==> flow/design.v <==
module fixed_point_alu (
    input clk,
    input rst,
    input [1:0] op,           
    input signed [15:0] a,    
    input signed [15:0] b,    
    output reg signed [23:0] out,   
    output reg overflow       
);
    localparam Q8_MAX_POS = 16'sh7FFF;    
    localparam Q8_MAX_NEG = 16'sh8000;    
    localparam Q16_MAX_POS = 24'sh7FFFFF;  
    localparam Q16_MAX_NEG = 24'sh800000;  
    reg signed [31:0] mul_result;   
    reg signed [23:0] add_sub_result;
    always @(posedge clk or posedge rst) begin
        if (rst) begin
            out <= 0;
            overflow <= 0;
        end else begin
            case (op)
                2'b00: begin
                    add_sub_result = a + b;
                    if ((a > 0 && b > 0 && add_sub_result < 0) || 
                        (a < 0 && b < 0 && add_sub_result > 0)) begin
                        overflow <= 1;
                        out <= (a[15] == 1) ? Q16_MAX_NEG : Q16_MAX_POS;
                    end else begin
                        overflow <= 0;
                        out <= { {8{add_sub_result[15]}}, add_sub_result };  
                    end
                end
                2'b01: begin
                    add_sub_result = a - b;
                    if ((a > 0 && b < 0 && add_sub_result < 0) || 
                        (a < 0 && b > 0 && add_sub_result > 0)) begin
                        overflow <= 1;
                        out <= (a[15] == 1) ? Q16_MAX_NEG : Q16_MAX_POS;
                    end else begin
                        overflow <= 0;
                        out <= { {8{add_sub_result[15]}}, add_sub_result };  
                    end
                end
               2'b10: begin
    mul_result = a * b;   
    if ($signed(mul_result[31:8]) > $signed(Q16_MAX_POS)) begin
        overflow <= 1;
        out <= Q16_MAX_POS;
    end else if ($signed(mul_result[31:8]) < $signed(Q16_MAX_NEG)) begin
        overflow <= 1;
        out <= Q16_MAX_NEG;
    end else begin
        overflow <= 0;
        out <= mul_result[31:8];   
    end
end
                2'b11: begin
                    if (b == 0) begin   
                        overflow <= 1;
                        out <= (a[15] == 1) ? Q16_MAX_NEG : Q16_MAX_POS;
                    end else begin
                        out <= (a << 8) / b;
                        overflow <= 0;
                    end
                end
                default: begin
                    out <= 0;
                    overflow <= 0;
                end
            endcase
        end
    end
endmodule
# From RTL to reports: fixed_point_alu
# Module fixed_point_alu before and after one edit of its RTL, step after step.
# "before" refers to lines of the RTL above, "after" to lines of the edited file.
# "delta": "after" minus "before" as printed here.
# Library cell names are shortened.
# Not given: n/a
# setup
top	fixed_point_alu
clock_port	clk
cell_library	sky130hd
pvt_corner	tt_025C_1v80

# The edit
# The edit as a unified diff against the file above.
# The edit is scripted: it alters the design's behaviour and was not made to optimise anything.
# begin of diff
@@ -14,9 +14,6 @@
     reg signed [31:0] mul_result;   
     reg signed [23:0] add_sub_result;
-    always @(posedge clk or posedge rst) begin
-        if (rst) begin
-            out <= 0;
-            overflow <= 0;
-        end else begin
+    always @(posedge clk) begin
+        begin
             case (op)
                 2'b00: begin
# end of diff

# Word-level counts
# Counts by Yosys on the flattened word-level netlist (proc, flatten, opt, wreduce; memories kept). Register bits leave out memories and registers merged into their read ports (data or address); mux counts leave out enables and synchronous resets folded into registers. Print and check cells are left out. Cells with the same type and inputs are merged into one.
# word_totals
element	before	after	delta
register_bits	25	25	0
in_bits	36	36	0
out_inout_bits	25	25	0
elab_cells	44	44	0
# classes
element	before	after	delta
n_addsub	2	2	0
mul	1	1	0
n_div	1	1	0
compare	10	10	0
eq_ne	3	3	0
n_mux	13	13	0
reduce_and_logical	12	12	0
# Operator kinds equal on both sides are left out: 20.

# Longest topological paths
# Yosys ltp: most cells in a row. Word level: on the elaborated netlist, between registers, memories and ports. Mapped: between sequential cells and ports; inverters and the memories' decode and read muxes count.
# depth
element	before	after	delta
depth_word	6	6	0
ABC_AREA	0	0	n/a
ltp_mapped	253	256	3
depth_no_buf	227	235	8

# Synthesis result
# The flow's flattened synthesis, as Yosys stat reports it; memories are mapped. The netlist is that of the ABC_AREA named above (0 if unset); the other value can give another one.
# types
cell	before	after	delta
a21oi_1	241	275	34
nor2_1	331	356	25
dfrtp_1	25	0	-25
dfxtp_1	0	25	25
o31ai_1	46	32	-14
o21a_1	86	74	-12
a41oi_1	22	10	-12
mux2_2	34	45	11
and3_1	29	18	-11
buf_2	16	6	-10
xor2_1	83	92	9
o211ai_1	47	38	-9
or2_2	30	21	-9
a31oi_1	52	60	8
o221ai_1	14	7	-7
o21bai_1	22	28	6
and4_1	4	10	6
a2111o_1	0	6	6
# Cell types equal on both sides are left out: 11.
# Not every row of either side is listed.
# synth_totals
element	before	after	delta
cell_count	4031	3987	-44
synth_area_um2	30205.2	29505.8	-699.4
seq_area_um2	625.6	500.5	-125.1
ffs	25	25	0
buffers	155	142	-13

# Timing after synthesis
# OpenSTA on the mapped netlist: ideal clock, no wires. The path of least setup slack (recovery checks aside). Input and output delay are each 20% of the period. Register names are those of the netlist, which keeps one name where synthesis merged equal registers.
# synth_path
element	before	after	delta
kind	input -> register	input -> register	n/a
startpoint	in b[0]	in b[0]	n/a
endpoint	reg out[18]	reg out[16]	n/a
clock_period_ns	60.0	60.0	0.0
in_delay_ns	12.000	12.000	0.000
setup_ns	0.123	0.122	-0.001
t_first_pin_ns	12.000	12.000	0.000
arrival_ns	61.386	62.833	1.447
required_ns	59.877	59.878	0.001
slack_ns	-1.509	-2.955	-1.446
path_delay_ns	49.509	50.955	1.446
driving_pins	228	234	6
n_path_buf	33	28	-5
synth_period_reached_ns	61.509	62.955	1.446
# "path_delay_ns" is the arrival time less input delay plus setup time.
# "driving_pins": output pins that drive a net of the path, with the launching flip-flop's if there is one; two outputs of one cell count as two.
# "synth_period_reached_ns" is the clock period less the worst setup slack; recovery checks do not enter. This is arithmetic on one report: input and output delays are still those of the set period (20% each).
# At most two assigning lines are given for a register; there are more.
# synth_via_before
cell_sequence	buf_2 clkinv_1 clkbuf_1 ha_1 clkbuf_1 nor3b_2 nor2_1 xnor2_1 o2111ai_1 or3_1 clkbuf_1 mux2i_2 ha_1 o21a_1 or2_2 and2_1 nand2_1 mux2i_1 (+192 left out) nor2_1 a21o_1 ha_1 a21o_1 a21o_1 a21o_1 a21o_1 a21oi_1 o211ai_1 a211o_1 nor2_1 ha_1 and3_1 clkbuf_1 a41oi_1 xor2_1 o21ai_0 nand2_1
cone_cells	29
cone_classes	add/sub (2); mul (1); div (1); compare (8); mux (6); reduce/logical (11)
# synth_rtl_before
element	line_no	rtl
start, declared	6	input signed [15:0] b,
end, assigned	27	out <= (a[15] == 1) ? Q16_MAX_NEG : Q16_MAX_POS;
end, assigned	30	out <= { {8{add_sub_result[15]}}, add_sub_result };
end, declared	7	output reg signed [23:0] out,
# before: No chain of elaborated cells between the ends is given.
# synth_via_after
cell_sequence	clkbuf_1 inv_2 clkbuf_1 ha_1 mux2i_1 o211ai_1 nor2_1 mux2i_1 ha_1 o21a_1 o21ai_0 or2_2 mux2i_1 ha_1 o21a_1 o21ai_0 nand2b_1 nor4bb_1 (+198 left out) a221o_1 ha_1 a21o_1 a21o_1 a21o_1 a21o_1 a21o_1 a21o_1 a221oi_1 o21ai_0 inv_1 ha_1 nand4_1 nor4_2 a21oi_1 xnor2_1 nand2_1 a221o_1
cone_cells	29
cone_classes	add/sub (2); mul (1); div (1); compare (8); mux (6); reduce/logical (11)
# synth_rtl_after
element	line_no	rtl
start, declared	6	input signed [15:0] b,
end, assigned	24	out <= (a[15] == 1) ? Q16_MAX_NEG : Q16_MAX_POS;
end, assigned	27	out <= { {8{add_sub_result[15]}}, add_sub_result };
end, declared	7	output reg signed [23:0] out,
# after: No chain of elaborated cells between the ends is given.

# Path in the finished layout
# Path of least setup slack in the final report of the runs of pair A (OpenROAD, finished layout, wires in). Where an end is a register, its clock arrival counts in the times.
# layout_path
element	before	after	delta
kind	input -> register	input -> register	n/a
startpoint	in a[10]	in a[0]	n/a
endpoint	reg out[4]	reg out[16]	n/a
clock_period_ns	60.0	60.0	0.0
in_delay_ns	12.00	12.00	0.00
setup_ns	0.14	0.11	-0.03
t_first_pin_ns	12.00	12.00	0.00
arrival_ns	58.27	58.66	0.39
required_ns	60.15	60.17	0.02
slack_ns	1.87	1.52	-0.35
driving_pins	218	240	22
n_path_buf	17	40	23
# At most two assigning lines are given for a register; there are more.
# layout_via_before
cell_sequence	clkdlybuf4s50_1 or4_4 or4_4 o21ai_2 xor2_2 inv_1 or4_1 o31ai_2 mux2i_2 ha_1 o21a_1 or2_2 and2_1 nand2_1 mux2i_2 ha_1 o21a_1 o21a_1 (+182 left out) buf_6 buf_4 mux2_2 ha_1 a21o_1 a21o_1 a21o_1 a21oi_1 o211ai_1 a211o_1 nor2_4 ha_1 and3_1 buf_6 nor2_1 xnor2_1 o21ai_1 nand4_1
cone_cells	28
cone_classes	add/sub (2); mul (1); div (1); compare (8); mux (6); reduce/logical (10)
# layout_rtl_before
element	line_no	rtl
start, declared	5	input signed [15:0] a,
end, assigned	27	out <= (a[15] == 1) ? Q16_MAX_NEG : Q16_MAX_POS;
end, assigned	30	out <= { {8{add_sub_result[15]}}, add_sub_result };
end, declared	7	output reg signed [23:0] out,
# before: No chain of elaborated cells between the ends is given.
# layout_via_after
cell_sequence	clkdlybuf4s50_1 or3_4 or3_4 or4_4 or4_4 inv_1 ha_1 o211ai_1 nor2_2 mux2i_1 ha_1 o21a_1 o21ai_1 or2_2 mux2i_1 ha_1 o21a_1 o21ai_1 (+204 left out) a21o_1 a21o_1 a21o_1 a21o_1 a21oi_1 o21ai_0 a221oi_2 o21ai_1 buf_4 inv_1 ha_1 nand4_1 nor4_2 buf_4 a21oi_1 xnor2_1 nand2_1 a221o_1
cone_cells	28
cone_classes	add/sub (2); mul (1); div (1); compare (8); mux (6); reduce/logical (10)
# layout_rtl_after
element	line_no	rtl
start, declared	5	input signed [15:0] a,
end, assigned	24	out <= (a[15] == 1) ? Q16_MAX_NEG : Q16_MAX_POS;
end, assigned	27	out <= { {8{add_sub_result[15]}}, add_sub_result };
end, declared	7	output reg signed [23:0] out,
# after: No chain of elaborated cells between the ends is given.

# Flow runs
# Both versions went through the flow (Yosys, OpenROAD) with the same settings in each pair. Constraints: input delay and output delay 20% of the set period each, output load 0.01 pF.
# flow_settings_pair_A
CORE_UTILIZATION	40
period_ns	60.0
CAP_MARGIN	20
CORE_MARGIN	2
SLEW_MARGIN	20
# results_pair_A
element	before	after	delta
synthesis_area_um2	30205.2	29505.8	-699.4
die_area_um2	77726.7	75952.6	-1774.1
cell_area_final_um2	35278.8	42040.3	6761.5
finish.utilization_pct	47.3	57.6	10.3
timing.setup.ws_ns	1.873	1.516	-0.357
fin_tns_ns	0.000	0.000	0.000
achieved_clock_period_ns	58.127	58.484	0.357
# flow_settings_pair_B
CORE_ASPECT_RATIO	0.84
CORE_UTILIZATION	64
HOLD_SLACK_MARGIN	-0.01
MIN_ROUTING_LAYER	met1
PLACE_DENSITY_LB_ADDON	0.05
SETUP_SLACK_MARGIN	5.0
TNS_END_PERCENT	35
period_ns	75.3
CAP_MARGIN	20
CORE_MARGIN	2
SLEW_MARGIN	20
# results_pair_B
element	before	after	delta
synthesis_area_um2	30205.2	29505.8	-699.4
die_area_um2	48956.6	47843.2	-1113.4
cell_area_final_um2	32428.6	34595.7	2167.1
finish.utilization_pct	70.0	75.6	5.6
timing.setup.ws_ns	7.252	7.872	0.620
fin_tns_ns	0.000	0.000	0.000
achieved_clock_period_ns	68.048	67.428	-0.620
# "achieved_clock_period_ns" = clock period - worst setup slack. The figure is calculated, with input and output delays left at 20% of the set period.
